==> flow/design.v <==
`timescale 1ns/1ps
package nn_pkg;
 localparam int K_SIZE = 3;
 localparam int PROD_W = 17;
 localparam int ACC_CONV_W = PROD_W + $clog2(K_SIZE*K_SIZE);
 localparam int RES_W = ACC_CONV_W + 1;
 localparam int W_W = 8;
 localparam int ACC_FC_W = 40;
 localparam int SHIFT_NORM = 6;
endpackage
`timescale 1ns/1ps
module window_gen_3x3_flat #(
 parameter int IMG_W = 8,
 parameter int IMG_H = 8
)(
 input logic clk,
 input logic rst,
 input logic in_valid,
 input logic signed [8:0] in_pixel,
 output logic win_valid,
 output logic [80:0] win_flat,  
 output logic [$clog2(IMG_W)-1:0] out_x,
 output logic [$clog2(IMG_H)-1:0] out_y
);
 logic signed [8:0] line1 [0:IMG_W-1];
 logic signed [8:0] line2 [0:IMG_W-1];
 logic signed [8:0] s0[0:2], s1[0:2], s2[0:2];
 int unsigned x, y;
 integer k;
 task automatic put9(input int idx, input logic signed [8:0] val);
 begin
 win_flat[idx*9 +: 9] <= val;
 end
 endtask
 always_ff @(posedge clk) begin
 if (rst) begin
 x <= 0; y <= 0;
 win_valid <= 0;
 out_x <= '0; out_y <= '0;
 win_flat <= '0;
 for (k = 0; k < IMG_W; k = k + 1) begin
 line1[k] <= '0;
 line2[k] <= '0;
 end
 for (k = 0; k < 3; k = k + 1) begin
 s0[k] <= '0; s1[k] <= '0; s2[k] <= '0;
 end
 end else begin
 win_valid <= 0;
 if (in_valid) begin
 s0[0] <= s0[1]; s0[1] <= s0[2]; s0[2] <= line2[x];
 s1[0] <= s1[1]; s1[1] <= s1[2]; s1[2] <= line1[x];
 s2[0] <= s2[1]; s2[1] <= s2[2]; s2[2] <= in_pixel;
 line2[x] <= line1[x];
 line1[x] <= in_pixel;
 if (y >= 2 && x >= 2) begin
 put9(0, s0[1]); put9(1, s0[2]); put9(2, line2[x]);
 put9(3, s1[1]); put9(4, s1[2]); put9(5, line1[x]);
 put9(6, s2[1]); put9(7, s2[2]); put9(8, in_pixel);
 win_valid <= 1;
 out_x <= x - 2;
 out_y <= y - 2;
 end
 if (x == IMG_W-1) begin
 x <= 0;
 if (y != IMG_H-1) y <= y + 1;
 else y <= 0;
 end else begin
 x <= x + 1;
 end
 end
 end
 end
endmodule
`timescale 1ns/1ps
import nn_pkg::*;
module nn_block_flat #(
 parameter int SHIFT_NORM = nn_pkg::SHIFT_NORM
)(
 input logic clk,
 input logic rst,
 input logic [80:0] win_flat,
 input logic signed [7:0] k00, k01, k02,
 input logic signed [7:0] k10, k11, k12,
 input logic signed [7:0] k20, k21, k22,
 input logic signed [7:0] bias,
 input logic signed [7:0] scale,
 input logic signed [7:0] offset,
 input logic signed [W_W-1:0] w0,
 input logic signed [W_W-1:0] w1,
 input logic signed [W_W-1:0] w2,
 output logic signed [RES_W-1:0] conv_result,
 output logic signed [RES_W-1:0] norm_result,
 output logic signed [ACC_FC_W-1:0] acc0,
 output logic signed [ACC_FC_W-1:0] acc1,
 output logic signed [ACC_FC_W-1:0] acc2
);
 function automatic logic signed [8:0] pix(input int idx);
 begin
 pix = $signed(win_flat[idx*9 +: 9]);
 end
 endfunction
 integer signed sum_temp;
 integer signed sum_next;
 always_comb begin
 sum_temp =
 pix(0)*k00 + pix(1)*k01 + pix(2)*k02 +
 pix(3)*k10 + pix(4)*k11 + pix(5)*k12 +
 pix(6)*k20 + pix(7)*k21 + pix(8)*k22;
 sum_next = (sum_temp <<< 1) + $signed(bias);
 end
 logic signed [RES_W-1:0] conv_reg;
 always_ff @(posedge clk) begin
 if (rst) conv_reg <= '0;
 else conv_reg <= sum_next[RES_W-1:0];
 end
 always_ff @(posedge clk) begin
 if (rst) conv_result <= '0;
 else conv_result <= conv_reg;
 end
 localparam int PROD_W = RES_W + 8;
 logic signed [PROD_W-1:0] prod;
 integer signed prod_shifted;
 integer signed sum_off;
 integer signed norm_next;
 always_comb begin
 prod = $signed(conv_reg) * $signed(scale);
 if (SHIFT_NORM > 0) prod_shifted = $signed(prod) >>> SHIFT_NORM;
 else if (SHIFT_NORM < 0) prod_shifted = $signed(prod) <<< (-SHIFT_NORM);
 else prod_shifted = $signed(prod);
 sum_off = prod_shifted + $signed(offset);
 norm_next = (sum_off < 0) ? 0 : sum_off;
 end
 always_ff @(posedge clk) begin
 if (rst) norm_result <= '0;
 else norm_result <= norm_next[RES_W-1:0];
 end
 always_comb begin
 acc0 = $signed(norm_result) * $signed(w0);
 acc1 = $signed(norm_result) * $signed(w1);
 acc2 = $signed(norm_result) * $signed(w2);
 end
endmodule
`timescale 1ns/1ps
import nn_pkg::*;
module nn_image_top #(
 parameter int IMG_W = 8,
 parameter int IMG_H = 8
)(
 input logic clk,
 input logic rst,
 input logic in_valid,
 input logic signed [8:0] in_pixel,
 input logic signed [7:0] k00, k01, k02,
 input logic signed [7:0] k10, k11, k12,
 input logic signed [7:0] k20, k21, k22,
 input logic signed [7:0] bias,
 input logic signed [7:0] scale,
 input logic signed [7:0] offset,
 input logic signed [W_W-1:0] w0,
 input logic signed [W_W-1:0] w1,
 input logic signed [W_W-1:0] w2,
 output logic out_valid,
 output logic signed [RES_W-1:0] conv_result,
 output logic signed [RES_W-1:0] norm_result,
 output logic signed [ACC_FC_W-1:0] acc0,
 output logic signed [ACC_FC_W-1:0] acc1,
 output logic signed [ACC_FC_W-1:0] acc2,
 output logic [$clog2(IMG_W)-1:0] out_x,
 output logic [$clog2(IMG_H)-1:0] out_y
);
 logic win_valid;
 logic [80:0] win_flat;  
 logic [$clog2(IMG_W)-1:0] win_x;
 logic [$clog2(IMG_H)-1:0] win_y;
 window_gen_3x3_flat #(
 .IMG_W(IMG_W),
 .IMG_H(IMG_H)
 ) u_win (
 .clk (clk),
 .rst (rst),
 .in_valid (in_valid),
 .in_pixel (in_pixel),
 .win_valid(win_valid),
 .win_flat (win_flat),
 .out_x (win_x),
 .out_y (win_y)
 );
 nn_block_flat #(
 .SHIFT_NORM(SHIFT_NORM)
 ) u_core (
 .clk (clk),
 .rst (rst),
 .win_flat (win_flat),
 .k00(k00), .k01(k01), .k02(k02),
 .k10(k10), .k11(k11), .k12(k12),
 .k20(k20), .k21(k21), .k22(k22),
 .bias (bias),
 .scale (scale),
 .offset (offset),
 .w0(w0),
 .w1(w1),
 .w2(w2),
 .conv_result(conv_result),
 .norm_result(norm_result),
 .acc0(acc0),
 .acc1(acc1),
 .acc2(acc2)
 );
 logic [1:0] vpipe;
 logic [$clog2(IMG_W)-1:0] x_pipe0, x_pipe1;
 logic [$clog2(IMG_H)-1:0] y_pipe0, y_pipe1;
 always_ff @(posedge clk) begin
 if (rst) begin
 vpipe <= 2'b00;
 x_pipe0 <= '0; x_pipe1 <= '0;
 y_pipe0 <= '0; y_pipe1 <= '0;
 end else begin
 vpipe <= {vpipe[0], win_valid};
 if (win_valid) begin
 x_pipe0 <= win_x;
 y_pipe0 <= win_y;
 end
 x_pipe1 <= x_pipe0;
 y_pipe1 <= y_pipe0;
 end
 end
 assign out_valid = vpipe[1];
 assign out_x = x_pipe1;
 assign out_y = y_pipe1;
endmodule
Lab notebook: nn_image_top

From RTL to reports: nn_image_top
Module nn_image_top before and after one edit of its RTL, step after step.
Lines under "before" count in the file above, lines under "after" in the edited file.
"change" is "after" less "before", of the values as shown; "relative change" is that difference over "before", in percent.
Cell names lack the library's common part.
Not given: --

set-up
  top module = nn_image_top
  clock input = clk
  library = sky130hd
  timing corner = tt_025C_1v80

The edit
The edit as a unified diff against the file above.
The edit is scripted: it alters the design's behaviour and was not made to optimise anything.

begin of diff
@@ -153,5 +153,5 @@
  input logic signed [8:0] in_pixel,
  input logic signed [7:0] k00, k01, k02,
- input logic signed [7:0] k10, k11, k12,
+ input logic signed [7:0] k10, k11_pin, k12,
  input logic signed [7:0] k20, k21, k22,
  input logic signed [7:0] bias,
@@ -170,4 +170,6 @@
  output logic [$clog2(IMG_H)-1:0] out_y
 );
+ logic signed [7:0] k11;
+ always_ff @(posedge clk) k11 <= k11_pin;
  logic win_valid;
  logic [80:0] win_flat;  
end of diff

Word-level counts
Counts by Yosys on the flattened word-level netlist (proc, flatten, opt, wreduce). Print and check cells are left out.
Memory sizes are those after Yosys's memory passes, which may raise the word count (mostly to a power of two), join words into wider ones and drop unused or constant bits.

storage and ports
  item                    before  after  change  relative change (%)
  bits in registers       286     294    +8      +2.80
  memory bits (writable)  144     144    0       0.00
  memories kept           2       2      0       0.00
  word-level cells        84      85     +1      +1.19

cells by class
  item                        before  after  change  relative change (%)
  add/sub/neg operators       14      14     0       0.00
  multipliers                 13      13     0       0.00
  order comparisons           3       3      0       0.00
  eq/ne operators             2       2      0       0.00
  mux-type cells              16      16     0       0.00
  bitwise gates (word level)  1       1      0       0.00
  reduce/logical cells        5       5      0       0.00

operators with widths
  cell                                                          before  after  change  relative change (%)
  multiplier 9 x 8 -> 17 bit                                    9       9      0       0.00
  adder 21 bit                                                  8       8      0       0.00
  two-way mux 3 bit                                             6       6      0       0.00
  multiplier 22 x 8 -> 30 bit                                   4       4      0       0.00
  two-way mux 1 bit                                             4       4      0       0.00
  two-way mux 9 bit                                             4       4      0       0.00
  adder 32 x 1 -> 32 bit (second input constant)                2       2      0       0.00
  >= comparator 32 x 2 -> 1 bit (second input constant)         2       2      0       0.00
  two-way mux 32 bit                                            2       2      0       0.00
  AND reduction 2 bit                                           2       2      0       0.00
  OR reduction 2 bit                                            2       2      0       0.00
  subtractor 3 x 2 -> 3 bit (second input constant)             2       2      0       0.00
  adder 22 x 8 -> 22 bit                                        1       1      0       0.00
  adder 24 x 8 -> 25 bit                                        1       1      0       0.00
  equality test 32 x 3 -> 1 bit (second input constant)         1       1      0       0.00
  logical AND 1 bit                                             1       1      0       0.00
  less-than comparator 32 x 1 -> 1 bit (second input constant)  1       1      0       0.00
  inequality test 32 x 3 -> 1 bit (second input constant)       1       1      0       0.00
  NOT 1 bit                                                     1       1      0       0.00

Longest topological paths
Depth = most cells in a row (Yosys ltp): at word level without a register or memory, in the mapped netlist without a sequential cell, where the memories' decode and read muxes count.

depth
  item                       before  after  change  relative change (%)
  depth in word-level cells  10      10     0       0.00
  ABC_AREA                   0       0      --      --
  mapped depth               40      40     0       0.00

Netlist
Yosys stat after the flow's synthesis: flattened, memories mapped to cells. It holds for the ABC_AREA given above (unset counts as 0); a run with the other value may have another netlist.

cells by type
  type      before  after  change  relative change (%)
  nand2_1   601     636    +35     +5.82
  o21ai_0   87      118    +31     +35.63
  nand3_1   36      63     +27     +75.00
  o21a_1    53      30     -23     -43.40
  nor3_1    50      69     +19     +38.00
  or2_2     7       23     +16     +228.57
  o21bai_1  33      18     -15     -45.45
  inv_1     1,565   1,551  -14     -0.89
  o31a_1    21      8      -13     -61.90
  or3_1     15      28     +13     +86.67
  and3_1    100     111    +11     +11.00
  and2_1    803     812    +9      +1.12
  dfxtp_1   289     297    +8      +2.77
  a21oi_1   218     210    -8      -3.67
  xor2_1    127     119    -8      -6.30
  a31oi_1   12      20     +8      +66.67
  o311a_1   0       8      +8      --
  o41ai_1   20      13     -7      -35.00

Not every row of either side is listed.

mapped netlist
  item                            before    after     change  relative change (%)
  standard cells after synthesis  7,516     7,633     +117    +1.56
  synthesis area (um^2)           69,781.9  70,440.1  +658.2  +0.94
  flip-flop cells                 433       441       +8      +1.85
  buffers                         278       274       -4      -1.44

By module: a second synthesis without flattening, with its own total; a netlist apart from the flattened one above.

second synthesis, totals
  item                                 before    after     change  relative change (%)
  cells (unflattened synthesis)        7,351     7,301     -50     -0.68
  area (unflattened synthesis) (um^2)  70,710.3  70,596.5  -113.8  -0.16

Rows give one instance, submodules left out.

modules, before
  module                         times used  cells  area (um^2)
  nn_block_flat #(SHIFT_NORM=6)  1           5,946  55,147.9
  window_gen_3x3_flat            1           1,369  15,128.3
  nn_image_top                   1           36     434.2

modules, after
  module                         times used  cells  area (um^2)
  nn_block_flat #(SHIFT_NORM=6)  1           5,888  54,873.9
  window_gen_3x3_flat            1           1,369  15,128.3
  nn_image_top                   1           44     594.3

Timing after synthesis
OpenSTA on the mapped netlist: ideal clock, no wires. The path of least setup slack (recovery checks aside). Input and output delay are each 20% of the period. Register names are those of the netlist, which keeps one name where synthesis merged equal registers.

timing path post-synthesis
  item                               before                        after                         change  relative change (%)
  kind                               input-to-reg                  input-to-reg                  --      --
  start                              input port k22[5]             input port k21[2]             --      --
  end                                register u_core.conv_reg[21]  register u_core.conv_reg[20]  --      --
  period (ns)                        12.0                          12.0                          0.0     0.00
  input delay (ns)                   2.400                         2.400                         0.000   0.00
  library setup time (ns)            0.128                         0.079                         -0.049  --
  launch time at the first pin (ns)  2.400                         2.400                         0.000   0.00
  data arrival time (ns)             10.513                        10.911                        +0.398  +3.79
  path slack (ns)                    1.359                         1.010                         -0.349  --
  path delay (ns)                    8.241                         8.590                         +0.349  +4.23
  driving pins on the path           36                            33                            -3      -8.33
  synthesis period reached (ns)      10.641                        10.99                         +0.349  +3.28

"path delay" = arrival - input delay + setup time.
"driving pins on the path" counts driving pins, that of a launching flip-flop among them; a cell with two outputs on the path counts twice.
"synthesis period reached" is the clock period less the worst setup slack; recovery checks do not enter. This is arithmetic on one report: input and output delays are still those of the set period (20% each).
The rows between start and end are the longest chain of elaborated cells between them; the timing report does not say that the signal goes this way. Where chains are equally long, one stands for them.
Each line given opens the expression or statement behind the cell; cells for indexed reads and writes are added by Yosys, which also makes memories of some case tables.

on the way, post-synthesis, before
  cells stage by stage = clkbuf_1 > nand2_1 > fa_1 > fa_1 > inv_1 > fa_1 > inv_1 > fa_1 > inv_1 > ha_1 > o21ai_0 > a21boi_0 > o21ai_0 > a21boi_0 > nor2_1 > fa_1 > fa_1 > fa_1 > inv_1 > fa_1 > inv_1 > ha_1 > a21o_1 > a21oi_1 > o21ai_0 > a21oi_1 > xnor2_1 > ha_1 > and4_1 > a211oi_1 > o31ai_1 > a31oi_1 > o21ai_1 > o31ai_1 > xnor2_1 > nor2_1
  cells in the longest elaborated chain = 3

ends and longest elaborated chain, post-synthesis, before
  item                        RTL line  text
  start: declaration          156       input logic signed [7:0] k20, k21, k22,
  multiplier 9 x 8 -> 17 bit  109       pix(6)*k20 + pix(7)*k21 + pix(8)*k22;
  adder 21 bit                107       pix(0)*k00 + pix(1)*k01 + pix(2)*k02 +
  adder 22 x 8 -> 22 bit      110       sum_next = (sum_temp <<< 1) + $signed(bias);
  end: assignment             114       if (rst) conv_reg <= '0;
  end: assignment             115       else conv_reg <= sum_next[RES_W-1:0];
  end: declaration            112       logic signed [RES_W-1:0] conv_reg;

on the way, post-synthesis, after
  cells stage by stage = clkbuf_1 > and2_1 > fa_1 > inv_1 > fa_1 > fa_1 > fa_1 > inv_1 > ha_1 > nor2b_1 > o21ai_0 > a21oi_1 > a41o_1 > o41ai_1 > xor2_1 > fa_1 > inv_1 > fa_1 > fa_1 > inv_1 > fa_1 > inv_1 > ha_1 > a21oi_1 > nor2b_1 > or2_2 > or3_1 > o21a_1 > or4_1 > nand4_1 > ha_1 > or4b_2 > o211ai_1
  cells in the longest elaborated chain = 4

ends and longest elaborated chain, post-synthesis, after
  item                        RTL line  text
  start: declaration          156       input logic signed [7:0] k20, k21, k22,
  multiplier 9 x 8 -> 17 bit  109       pix(6)*k20 + pix(7)*k21 + pix(8)*k22;
  adder 21 bit (2 in a row)   107       pix(0)*k00 + pix(1)*k01 + pix(2)*k02 +
  adder 22 x 8 -> 22 bit      110       sum_next = (sum_temp <<< 1) + $signed(bias);
  end: assignment             114       if (rst) conv_reg <= '0;
  end: assignment             115       else conv_reg <= sum_next[RES_W-1:0];
  end: declaration            112       logic signed [RES_W-1:0] conv_reg;

Timing after layout
Path of least setup slack in the final report of each run of set A (OpenROAD, finished layout, wires in). Where an end is a register, its clock arrival counts in the times.

timing path after layout
  item                               before                after                         change  relative change (%)
  kind                               input-to-output       input-to-reg                  --      --
  start                              input port w0[3]      input port k00[2]             --      --
  end                                output port acc0[35]  register u_core.conv_reg[20]  --      --
  period (ns)                        11.5                  11.5                          0.0     0.00
  input delay (ns)                   2.30                  2.30                          0.00    0.00
  external output delay (ns)         2.30                  --                            --      --
  library setup time (ns)            --                    0.08                          --      --
  launch time at the first pin (ns)  2.30                  2.30                          0.00    0.00
  data arrival time (ns)             8.81                  11.70                         +2.89   +32.80
  path slack (ns)                    0.39                  0.37                          -0.02   --
  driving pins on the path           20                    36                            +16     +80.00

The rows between start and end are the longest chain of elaborated cells between them; the timing report does not say that the signal goes this way. Where chains are equally long, one stands for them.

on the way, after layout, before
  cells stage by stage = clkdlybuf4s50_1 > and2_1 > fa_1 > inv_1 > fa_1 > fa_1 > inv_1 > fa_1 > ha_1 > o21a_1 > o21ai_0 > or3_1 > or4b_1 > nand3_1 > a311o_1 > a221o_1 > a21oi_1 > xnor2_1 > buf_4 > clkdlybuf4s50_1
  cells in the longest elaborated chain = 1

ends and longest elaborated chain, after layout, before
  item                         RTL line  text
  start: declaration           160       input logic signed [W_W-1:0] w0,
  multiplier 22 x 8 -> 30 bit  139       acc0 = $signed(norm_result) * $signed(w0);
  end: declaration             166       output logic signed [ACC_FC_W-1:0] acc0,

on the way, after layout, after
  cells stage by stage = clkdlybuf4s50_1 > buf_4 > and2_1 > fa_1 > ha_1 > inv_1 > fa_1 > fa_1 > inv_1 > ha_1 > a21o_1 > a21oi_1 > nor2b_1 > o21a_1 > o311a_1 > nor2_1 > a21oi_1 > xnor2_1 > buf_4 > fa_1 > inv_1 > fa_1 > fa_1 > inv_1 > fa_1 > inv_1 > ha_1 > nor2b_1 > or2_2 > or3_1 > o21a_1 > or4_1 > nand4_1 > ha_1 > or4b_2 > o211ai_1
  cells in the longest elaborated chain = 10

ends and longest elaborated chain, after layout, after
  item                        RTL line  text
  start: declaration          154       input logic signed [7:0] k00, k01, k02,
  multiplier 9 x 8 -> 17 bit  107       pix(0)*k00 + pix(1)*k01 + pix(2)*k02 +
  adder 21 bit (8 in a row)   107
  adder 22 x 8 -> 22 bit      110       sum_next = (sum_temp <<< 1) + $signed(bias);
  end: assignment             114       if (rst) conv_reg <= '0;
  end: assignment             115       else conv_reg <= sum_next[RES_W-1:0];
  end: declaration            112       logic signed [RES_W-1:0] conv_reg;

Layout results
Runs of the flow (Yosys, OpenROAD) on both versions; the two runs of a pair have the same settings. The constraints put input and output delay at 20% of the set period each and load the outputs with 0.01 pF.

flow settings, set A
  CORE_UTILIZATION = 40
  period_ns = 11.5
  CAP_MARGIN = 20
  CORE_MARGIN = 2
  SLEW_MARGIN = 20

results, set A
  item                                       before     after      change    relative change (%)
  synthesis area (um^2)                      69,781.9   70,440.1   +658.2    +0.94
  die size (um^2)                            177,810.0  179,471.0  +1,661.0  +0.93
  utilization of the finished layout (%)     45.0       45.7       +0.7      --
  worst setup slack after layout (ns)        0.386      0.366      -0.020    --
  total negative slack on setup checks (ns)  0.000      0.000      0.000     --

flow settings, set B
  CELL_PAD_IN_SITES_DETAIL_PLACEMENT = 0
  CORE_ASPECT_RATIO = 0.79
  CORE_UTILIZATION = 34
  GPL_TIMING_DRIVEN = 1
  HOLD_SLACK_MARGIN = -0.01
  SETUP_SLACK_MARGIN = 1.12
  TNS_END_PERCENT = 85
  period_ns = 6.37
  CAP_MARGIN = 20
  CORE_MARGIN = 2
  SLEW_MARGIN = 20

results, set B
  item                                       before     after      change    relative change (%)
  synthesis area (um^2)                      69,781.9   70,440.1   +658.2    +0.94
  die size (um^2)                            208,906.0  210,858.0  +1,952.0  +0.93
  utilization of the finished layout (%)     45.1       46.2       +1.1      --
  worst setup slack after layout (ns)        -2.862     -3.069     -0.207    --
  total negative slack on setup checks (ns)  -120.806   -103.345   +17.461   --
